==> flow/design.v <==
`timescale 1ns / 1ps
module fifo
(
 input we,  
 input re,
 input clk,
 input rst,
 input [7:0] data_in,
 output full,
 output reg [7:0] data_o,
 output  empty
);
integer i;
reg [4:0] pr,pw;
reg [7:0] mem [31:0];
assign empty = (pw == pr);
assign full  = ((pw + 5'd1) == pr);
 always@(posedge clk )
begin
 if(!rst)
  begin
   pr<=5'd1;
   pw<=5'd1;
   for(i=0;i<=31;i=i+1)
    begin
      mem[i]<=8'b0;
    end
  end
else
begin
  if(re&&!empty)
   begin
     data_o<=mem[pr];
     pr<=pr+5'd1;
   end
  if(we&&!full )
   begin
     mem[pw]<=data_in;
     pw<=pw+5'd1;
   end
end
end
endmodule
`timescale 1ns / 1ps
module UART_User_interface(
input [7:0]data_in,
input [2:0]addr,
input wr_en,
input rd_en,
input rst,
input clk,
input fifo_full,
output reg [7:0]AXI_data_out,
output reg [7:0]data_fifo,
output reg fifo_wr_en,
output     [7:0]reg_array0,
output     [7:0]reg_array1,
output     [7:0]reg_array3,
output     [7:0]reg_array4
    );
 reg [7:0] mem [0:7];
assign reg_array0=mem[0];    
assign reg_array1=mem[1];    
assign reg_array3=mem[3];    
assign reg_array4=mem[4];    
always @ (posedge clk) begin
 if (!rst) begin
   mem[0] <= 8'b0;
   mem[1] <= 8'b0;
   mem[2] <= 8'b0;
   mem[3] <= 8'b0;
   mem[4] <= 8'b0;
   mem[5] <= 8'b0;
   mem[6] <= 8'b0;
   mem[7] <= 8'b0;
   AXI_data_out <= 8'b0;
   data_fifo <= 8'b0;
   fifo_wr_en <= 1'b0;
    end
 else begin
   if (wr_en) 
      begin
       mem[addr] <= data_in;
       AXI_data_out <= 0;
         if (addr== 3'b000&& !fifo_full && reg_array3[7] == 0)
         begin                              
            fifo_wr_en <= 1'b1;             
            data_fifo <= data_in;
            mem[5] <= 8'b11111101;
         end 
         else 
         begin
            mem[5]<= 8'b11111111;
            fifo_wr_en <= 1'b0;
            data_fifo <= 8'b0;
         end  
   end	  
   else if (rd_en) begin
	       AXI_data_out <= mem[addr];
	       fifo_wr_en <= 1'b0;
   end
   else begin
	      AXI_data_out <= 0;
	      fifo_wr_en <= 1'b0;
	      mem[5]<= 8'b11111111;
   end	 
 end
end
endmodule
`timescale 1ns / 1ps
module c_div
(
input control,               
input clk_cpu,               
input rst,
input [7:0] tx,              
input [7:0] rate,            
output reg baud_clock,       
output reg baud_tick         
);
reg [15:0] value_rate;
reg  [22:0] int_counter;
reg generate_clk;
always @( posedge clk_cpu)
begin
	if (!rst)
		begin
         value_rate <=16'b0;
		 int_counter <= 0;
	     baud_clock <=1;
         generate_clk <= 0;
         baud_tick <= 0;
		end
    else if (control) begin
         value_rate <= {rate,tx};
         generate_clk <= 1;
         baud_tick <= 0;
    end
    else if (generate_clk) begin
	      if (int_counter == ((value_rate/2)))   
		     begin
		      int_counter <= 0;
		      baud_clock <= ~baud_clock;
		      baud_tick <= ~baud_clock;
		      end
	      else begin
		      int_counter <= int_counter + 1;
		      baud_tick <= 0;
	      end
          end
    else begin
             value_rate <= 16'b0;
		     int_counter <= 0;
	         baud_clock <=1;
	         baud_tick <= 0;
         end
end
endmodule
`timescale 1ns / 1ps
module Process(
    input LCR0,                            
    input LCR1,
    input LCR2,                            
    input LCR3,                            
    input LCR4,                           
    input LCR5,
    input [7:0] data_in,  
    input fifo_empty,                      
    input clk,
    input reset,
    input tx_ready,                       
    output reg  fifo_read,                
    output reg [8:0] data_out,  
    output reg  [3:0] data_length,
    output reg [1:0] num_stop_bit,     
    output reg data_out_active         
    );
 reg  [3:0] data_in_length ;
 reg [7:0] data;
 reg [2:0] state;
 reg [2:0] next_state;
 reg parity;
 parameter  IDLE = 1'b0;
 parameter  data_processing = 1'b1;
always @(posedge clk)
begin
  if (reset==0)  state<= IDLE;
  else           state<= next_state;
end
always @*
 begin
   data_out_active =  0;
   data_out =0;
   num_stop_bit =0;
   data_length =0;
   fifo_read = 0;
   data = 0;
   data_in_length = 0;
   parity = 0;
   next_state = IDLE;
   case (state)
   IDLE:
     begin
    if ( fifo_empty == 0 && tx_ready)   
       begin                            
      fifo_read = 1;                     
     next_state = data_processing ;
       end
 end
data_processing:
    begin
    data_out_active=1;
 case({LCR0,LCR1})               
      2'b00:   begin data_in_length =5; data = {3'b000, data_in[4:0]}; end
      2'b01:   begin data_in_length =6; data = {2'b00,  data_in[5:0]}; end
      2'b10:   begin data_in_length =7; data = {1'b0,   data_in[6:0]}; end
      default: begin data_in_length =8; data = data_in;               end
 endcase
 parity = (^data) ^ LCR5;
     if (LCR3==1)
 begin
      data_length = data_in_length + 4'd1 ;
      data_out = {1'b0,data} | ({8'b0,parity} << data_in_length) ;
     end
 else
      begin
      data_length =  data_in_length;
      data_out = {1'b0,data};
      end
 case (LCR2)                             
 1'b0:    num_stop_bit=2'b01;    
 default: begin
        case({LCR0,LCR1})
        2'b00:   num_stop_bit=2'b10 ;     
        default: num_stop_bit= 2'b11 ;    
        endcase
     end
endcase
    if(!tx_ready)
       next_state=  IDLE;
    else
       next_state=  data_processing ;
    end
 default: begin
    next_state = IDLE;
 end
endcase
 end
endmodule
`timescale 1ns / 1ps
module transmitter(
    input [8:0] data_in,           
    input [1:0] num_stop_bit,
    input reset,
    input [3:0] data_length,            
    input MCR1,                   
    input clk,                   
    input baud_tick,             
    input data_valid ,            
    input n_CTS ,
    output reg  serial_data_out,
    output reg  n_RTS,                       
    output reg  tx_done,          
    output tx_ready              
    );
  reg  [9:0] data;
  reg [13:0] clk_counter;
  reg [3:0] length;
  reg [3:0] bit_counter;  
  reg start_transmit;
  reg tx;
  assign tx_ready = !tx_done;
always @(posedge clk)
 begin
   if (!reset) begin
        data <= 0;
        length <= 0;
        clk_counter <=0;
        bit_counter <= 0;
        n_RTS <= 1;
        tx_done <=0;
        serial_data_out <= 1;
        tx <=1;
       end
   else if (!baud_tick) begin
   end
   else if (data_valid && MCR1 && tx && !n_CTS) begin
         data <= {data_in[8:0],1'b0};      
         length <= data_length;
         bit_counter <= 0;
         tx_done <= 0;
         n_RTS <= 1;    
         tx <=0;
   end 
  else if ( MCR1 && !tx)begin
    n_RTS <= 0;   
    if (bit_counter <= length) begin
       if (clk_counter == 15) begin              
          clk_counter <=  0;                     
          bit_counter <= bit_counter + 1;
          serial_data_out <= data[0];
          data <= {1'b0,data[9:1]};
          end
       else  begin
          serial_data_out <= data[0];
          clk_counter <= clk_counter +1;
        end      
     end
    else begin
     n_RTS <= 0;
        case (num_stop_bit)
      2'b01: begin
           if (clk_counter == 15)begin             
             clk_counter <=  0;
             tx_done <= 1;
             tx<=1;       
             serial_data_out <= 1;
              end
           else  begin
             serial_data_out <=1;
             clk_counter <= clk_counter +1;            
           end
       end
      2'b10:begin                         
           if (clk_counter == 23)begin            
             clk_counter <=  0;
             tx_done <= 1;
             tx<=1;     
             serial_data_out <=1;
              end
           else  begin
             clk_counter <= clk_counter +1;
              serial_data_out <=1;              
              end         
       end
    2'b11:begin
           if (clk_counter == 31)begin             
             clk_counter <=  0;
             tx_done <= 1;
             tx<=1;      
             serial_data_out <=1;
              end
           else  begin
             clk_counter <= clk_counter +1;
             serial_data_out <=1;             
              end         
      end
    default begin
           if (clk_counter == 15)begin             
             clk_counter <=  0;
             tx_done <= 1;
             tx<=1;         
             serial_data_out <=1;
              end
           else  begin
             clk_counter <= clk_counter +1; 
             serial_data_out <=1;            
              end       
     end
     endcase
    end    
 end
 else begin
       data <= 0;
       length <= 0;
       clk_counter <=0;
       bit_counter <= 0;
       n_RTS <= 1;
       tx_done <=0;
       serial_data_out <= 1;
       tx <= 1;
 end 
end
endmodule
`timescale 1ns / 1ps
module UART_Top_Module(
input clk,                      
input rst,                      
input [7:0] data_in,            
input wr_en,rd_en,              
input [2:0] address,            
output  [7:0]data_o,            
output  serial_data_out,        
output  n_RTS,                  
output  tx_done,                
input   n_CTS                 
);
wire b1;
wire [7:0]b2;
wire b3;
wire [7:0]ar0;
wire [7:0]ar1;
wire [7:0]ar3;
wire [7:0]ar4;
wire e1, e2;
wire [8:0]e3;
wire [1:0]e4;
wire [3:0]e5;
wire e6;
wire c1, c3;
wire [7:0]c2;
wire  d1, d2;
assign tx_done = e6;
 UART_User_interface UI1 ( .clk(clk), .rst(rst),
  .wr_en(wr_en), .rd_en(rd_en), .data_in(data_in)
  , .addr(address), .fifo_full(b1),
  .data_fifo(b2), .fifo_wr_en(b3), .AXI_data_out(data_o),
  .reg_array0(ar0), .reg_array1(ar1), .reg_array3(ar3)
  , .reg_array4(ar4)
  );
  fifo F1( .clk(clk), .rst(rst),
  .we(b3), .data_in(b2), .re(c1),
  .full(b1), .data_o(c2), .empty(c3));
  c_div CD1( .rst(rst),
  .clk_cpu(clk), .tx(ar0), .rate(ar1), .control(ar3[7]),
  .baud_clock(d1), .baud_tick(d2));
  Process pr(
  .clk(clk), 
  .reset(rst),
  .data_in(c2), 
  .fifo_empty(c3), 
  .tx_ready(e1),
  .LCR0(ar3[0]), 
  .LCR1(ar3[1]),
  .LCR2(ar3[2]),
  .LCR3(ar3[3]),
  .LCR4(ar3[4]),
  .LCR5(ar3[5]),
  .fifo_read(c1), 
  .data_out_active(e2),
  .data_out(e3), 
  .num_stop_bit(e4),
  .data_length(e5));
  transmitter TX(  .reset(rst),
  .data_valid(e2), .data_in(e3), .num_stop_bit(e4), .data_length(e5), .MCR1(ar4[1]), .clk(clk), .baud_tick(d2),
  .serial_data_out(serial_data_out), .n_RTS(n_RTS), .tx_done(e6),.tx_ready(e1),.n_CTS(n_CTS));
 endmodule
### From RTL to reports: UART_Top_Module

Tool output for the design above, in the order of the flow.
Lines are those of the file above, counted from 1.
Operators: Yosys type, input widths -> output width; for muxes data width and select width s.
Not given: n/a

| inputs | value |
|---|---|
| design top | UART_Top_Module |
| clock | clk |
| cell library | sky130hd |
| library corner | tt_025C_1v80 |

### Elaborated design

Counts by Yosys on the flattened word-level netlist (proc, flatten, opt, wreduce; memories kept). Register bits leave out memories and registers merged into their read ports (data or address). Print and check cells are left out.
Yosys's memory passes give these memory sizes; they may raise the number of words (mostly to a power of two), join words into wider ones and drop unused or constant bits.

| bit counts | value |
|---|---|
| output and inout port bits | 11 |
| memory bits (writable) | 320 |
| memories kept | 2 |
| register bits after elaboration | 100 |

| operators by class | value |
|---|---|
| multiplexer cells | 78 |
| reductions and logical operators | 26 |
| $lt $le $gt $ge | 1 |
| equality and inequality tests | 21 |
| $add $sub $neg | 6 |
| shifts and indexed selects | 1 |
| bitwise logic cells | 16 |

Memories:

| name | words | bits a word | RTL line | text |
|---|---|---|---|---|
| F1.mem | 32 | 8 | 15 | `reg [7:0] mem [31:0];` |
| UI1.mem | 8 | 8 | 61 | `reg [7:0] mem [0:7];` |

Operators with widths:

| cell | count |
|---|---|
| $mux 8 | 9 |
| $mux 14 | 5 |
| $mux 23 | 2 |
| $mux 10 | 4 |
| $mux 4 | 9 |
| $mux 1 | 34 |
| $mux 16 | 2 |
| $eq 14x5->1 const B | 2 |
| $pmux 14 s2 | 1 |
| $pmux 8 s3 | 1 |
| $add 23x1->23 const B | 1 |
| $eq 23x15->1 | 1 |
| $mux 9 | 2 |
| $add 14x1->14 const B | 1 |
| $eq 14x4->1 const B | 1 |
| $pmux 4 s3 | 1 |
| $add 5x1->5 const B | 2 |
| $eq 5x5->1 | 2 |
| $mux 5 | 2 |
| $logic_and 1x1->1 | 9 |
| $shl 1x4->9 | 1 |
| $not 1->1 | 9 |
| $ne 3x2->1 const B | 3 |
| $or 8x9->9 | 1 |
| $reduce_and 2->1 | 4 |
| $add 4x1->4 const B | 2 |
| $ne 4x3->1 const B | 2 |
| $reduce_xor 8->1 | 1 |

Not listed: further kinds 22, cells in them 35.

### Depth

Depth = most cells in a row (Yosys ltp): at word level without a register or memory, in the mapped netlist without a sequential cell, where the memories' decode and read muxes count.

| logic depth | value |
|---|---|
| word-level depth | 11 |
| ABC_AREA | 0 |
| gate-level depth with buffers | 8 |
| gate-level depth less buffers | 7 |

### Synthesis result

Source: synth_stat.txt of the flow (Yosys; design flattened, memories mapped). It holds for the ABC_AREA given above (unset counts as 0); a run with the other value may have another netlist.
The area totals of this step are shown rounded.

Cell types:

| cell | count |
|---|---|
| sky130_fd_sc_hd__edfxtp_1 | 328 |
| sky130_fd_sc_hd__mux4_2 | 96 |
| sky130_fd_sc_hd__dfxtp_1 | 106 |
| sky130_fd_sc_hd__and2_1 | 315 |
| sky130_fd_sc_hd__nor2_1 | 101 |
| sky130_fd_sc_hd__xnor2_1 | 41 |
| sky130_fd_sc_hd__xor2_1 | 29 |
| sky130_fd_sc_hd__o21ai_0 | 46 |
| sky130_fd_sc_hd__clkbuf_1 | 59 |
| sky130_fd_sc_hd__ha_1 | 16 |
| sky130_fd_sc_hd__a21oi_1 | 39 |
| sky130_fd_sc_hd__a22oi_1 | 19 |
| sky130_fd_sc_hd__nand3_1 | 28 |
| sky130_fd_sc_hd__nor3_1 | 25 |
| sky130_fd_sc_hd__nand2_1 | 33 |
| sky130_fd_sc_hd__mux2i_1 | 12 |
| sky130_fd_sc_hd__o311ai_4 | 4 |
| sky130_fd_sc_hd__mux2_2 | 9 |

Other cell types: 45; their cells: 177.

| mapped netlist | value |
|---|---|
| cell count | 1483 |
| mapped area | 20000 um^2 |
| buffer cells | 92 |
| flip-flops | 434 |

The figures by module come from a second, unflattened synthesis with its own total; it is not the netlist above.

| second synthesis, totals | value |
|---|---|
| cells (unflattened synthesis) | 1692 |
| area (unflattened synthesis) | 20000 um^2 |

Rows give one instance, submodules left out.

By module:

| module | seq. area (um^2) | cells | times used | area (um^2) |
|---|---|---|---|---|
| fifo | 8100 | 924 | 1 | 12000 |
| UART_User_interface | 2300 | 262 | 1 | 3600 |
| transmitter | 720 | 227 | 1 | 1900 |
| c_div | 820 | 220 | 1 | 1900 |
| Process | 40 | 59 | 1 | 450 |
| UART_Top_Module | 0.0 | 0 | 1 | 0.0 |

### Path before layout

OpenSTA on the mapped netlist: ideal clock, no wires. The path of least setup slack (recovery checks aside). Input and output delay are each 20% of the period. Register names are those of the netlist, which keeps one name where synthesis merged equal registers.

| timing post-synthesis | value |
|---|---|
| path kind | input port to flip-flop |
| start | input rst |
| end | memory F1.mem[13][0] |
| period | 5.0 ns |
| external input delay | 1.000 ns |
| driving pins on the path | 5 |
| slack | 1.963 ns |
| arrival | 2.653 ns |
| path delay | 2.037 ns |
| setup time | 0.384 ns |
| synthesis period reached | 3.037 ns |

"path delay" is the arrival time less input delay plus setup time.
"driving pins on the path" counts driving pins, that of a launching flip-flop among them; a cell with two outputs on the path counts twice.
"synthesis period reached" is the clock period less the worst setup slack; recovery checks do not enter. This is arithmetic on one report: input and output delays are still those of the set period (20% each).
The rows between start and end are the longest chain of elaborated cells between them; the timing report does not say that the signal goes this way. Where chains are equally long, one stands for them.
Each line given opens the expression or statement behind the cell; cells for indexed reads and writes are added by Yosys, which also makes memories of some case tables.
The path ends at the enable pin of a flip-flop; only ways to that pin are counted.

| on the way, post-synthesis | value |
|---|---|
| path through | sky130_fd_sc_hd__clkbuf_1 -> sky130_fd_sc_hd__and2_1 -> sky130_fd_sc_hd__o311ai_4 -> sky130_fd_sc_hd__buf_4 -> sky130_fd_sc_hd__o21ai_0 |
| cells in the longest elaborated chain | 1 |
| elaborated cells on any way between the ends | 3 |

Ends and longest elaborated chain, post-synthesis:

| what | RTL line | text |
|---|---|---|
| start: declaration | 378 | `input rst,` |
| $mux 5 | 20 | `if(!rst)` |
| end: declaration | 15 | `reg [7:0] mem [31:0];` |

### Timing after layout

From the final timing report of entry A: the path of least setup slack in the routed layout; clock arrival at registers is part of the times.

| timing after layout | value |
|---|---|
| path kind | flip-flop to flip-flop |
| start | register F1.pr[1] |
| end | register F1.data_o[3] |
| setup time | 0.23 ns |
| slack | 0.63 ns |
| arrival | 3.83 ns |
| period | 4.14 ns |
| driving pins on the path | 7 |

The rows between start and end are the longest chain of elaborated cells between them; the timing report does not say that the signal goes this way. Where chains are equally long, one stands for them.

| on the way, after layout | value |
|---|---|
| path through | sky130_fd_sc_hd__dfxtp_1 -> sky130_fd_sc_hd__clkbuf_1 -> sky130_fd_sc_hd__buf_2 -> sky130_fd_sc_hd__clkbuf_1 -> sky130_fd_sc_hd__mux4_2 -> sky130_fd_sc_hd__mux4_2 -> sky130_fd_sc_hd__mux2_2 |
| cells in the longest elaborated chain | 7 |
| elaborated cells on any way between the ends | 8 |

Ends and longest elaborated chain, after layout:

| what | RTL line | text |
|---|---|---|
| start: declaration | 14 | `reg [4:0] pr,pw;` |
| start: assignment | 22 | `pr<=5'd1;` |
| start: assignment | 34 | `pr<=pr+5'd1;` |
| $eq 5x5->1 | 16 | `assign empty = (pw == pr);` |
| $not 1->1 | 204 | `if ( fifo_empty == 0 && tx_ready)` |
| $logic_and 1x1->1 | 204 |  |
| $mux 1 | 204 |  |
| $mux 1 | 201 | `case (state)` |
| $logic_and 1x1->1 | 31 | `if(re&&!empty)` |
| $reduce_and 2->1 | n/a |  |
| end: declaration | 10 | `output reg [7:0] data_o,` |

==> runs of UART_Top_Module <==
Design UART_Top_Module on sky130hd. What follows are 3 stored runs of the flow, each under its own settings; their order means nothing. The constraints put input and output delay at 20% of the set period each and load the outputs with 0.01 pF.
"period achieved" = clock period - worst setup slack. The figure is calculated, with input and output delays left at 20% of the set period.
"allowed time less slack (worst setup path)" means the part of the period allowed to the worst setup path (the constraints hold back 20% at inputs and 20% at outputs) less its slack; where the path has registers, the arrival times of their clocks count too.
By "total power after layout" is meant OpenSTA's value without simulated activity: inputs other than the clock are taken to toggle once in ten clock periods, and the tool carries that through the logic.
The measured numbers are rounded.

#### Entry A

| setting | value |
|---|---|
| CAP_MARGIN | `35` |
| CELL_PAD_IN_SITES_DETAIL_PLACEMENT | `1` |
| CORE_ASPECT_RATIO | `0.82` |
| CORE_UTILIZATION | `21` |
| CTS_CLUSTER_DIAMETER | `102` |
| CTS_CLUSTER_SIZE | `55` |
| GPL_ROUTABILITY_DRIVEN | `0` |
| GPL_TIMING_DRIVEN | `0` |
| MIN_ROUTING_LAYER | `met2` |
| SLEW_MARGIN | `35` |
| TNS_END_PERCENT | `85` |
| period_ns | `4.14` |
| CORE_MARGIN | `2` |

| result | value |
|---|---|
| utilization in the final report | 24% |
| worst setup slack after layout | 0.63 ns |
| total power after layout | 9200 uW |
| total negative setup slack | 0.000 ns |
| allowed time less slack (worst setup path) | 3.51 ns |
| worst path kind | flip-flop to flip-flop |
| standard-cell area after layout | 23000 um^2 |
| synthesis area | 20000 um^2 |
| period achieved | 3.513 ns |
| lowest hold slack | 0.48 ns |
| area of the die | 98000 um^2 |

#### Entry B

| setting | value |
|---|---|
| ABC_AREA | `1` |
| CAP_MARGIN | `20` |
| CELL_PAD_IN_SITES_DETAIL_PLACEMENT | `0` |
| CELL_PAD_IN_SITES_GLOBAL_PLACEMENT | `0` |
| CORE_MARGIN | `9` |
| CORE_UTILIZATION | `30` |
| CTS_CLUSTER_DIAMETER | `295` |
| CTS_CLUSTER_SIZE | `40` |
| GPL_TIMING_DRIVEN | `0` |
| HOLD_SLACK_MARGIN | `-0.05` |
| PLACE_DENSITY_LB_ADDON | `0.29` |
| TNS_END_PERCENT | `65` |
| period_ns | `2.92` |
| SLEW_MARGIN | `20` |

| result | value |
|---|---|
| utilization in the final report | 33% |
| worst setup slack after layout | 0.026 ns |
| total power after layout | 14000 uW |
| total negative setup slack | 0.000 ns |
| allowed time less slack (worst setup path) | 2.89 ns |
| worst path kind | flip-flop to flip-flop |
| standard-cell area after layout | 22000 um^2 |
| synthesis area | 20000 um^2 |
| period achieved | 2.894 ns |
| lowest hold slack | 0.47 ns |
| area of the die | 77000 um^2 |

#### Entry C

| setting | value |
|---|---|
| CAP_MARGIN | `25` |
| CELL_PAD_IN_SITES_DETAIL_PLACEMENT | `1` |
| CORE_ASPECT_RATIO | `0.82` |
| CORE_UTILIZATION | `21` |
| CTS_CLUSTER_DIAMETER | `102` |
| CTS_CLUSTER_SIZE | `55` |
| GPL_ROUTABILITY_DRIVEN | `1` |
| GPL_TIMING_DRIVEN | `1` |
| HOLD_SLACK_MARGIN | `0.16` |
| MIN_ROUTING_LAYER | `met1` |
| SLEW_MARGIN | `35` |
| TNS_END_PERCENT | `85` |
| period_ns | `4.14` |
| CORE_MARGIN | `2` |

| result | value |
|---|---|
| utilization in the final report | 23% |
| worst setup slack after layout | 0.78 ns |
| total power after layout | 8700 uW |
| total negative setup slack | 0.000 ns |
| allowed time less slack (worst setup path) | 3.36 ns |
| worst path kind | flip-flop to flip-flop |
| standard-cell area after layout | 22000 um^2 |
| synthesis area | 20000 um^2 |
| period achieved | 3.358 ns |
| lowest hold slack | 0.48 ns |
| area of the die | 98000 um^2 |
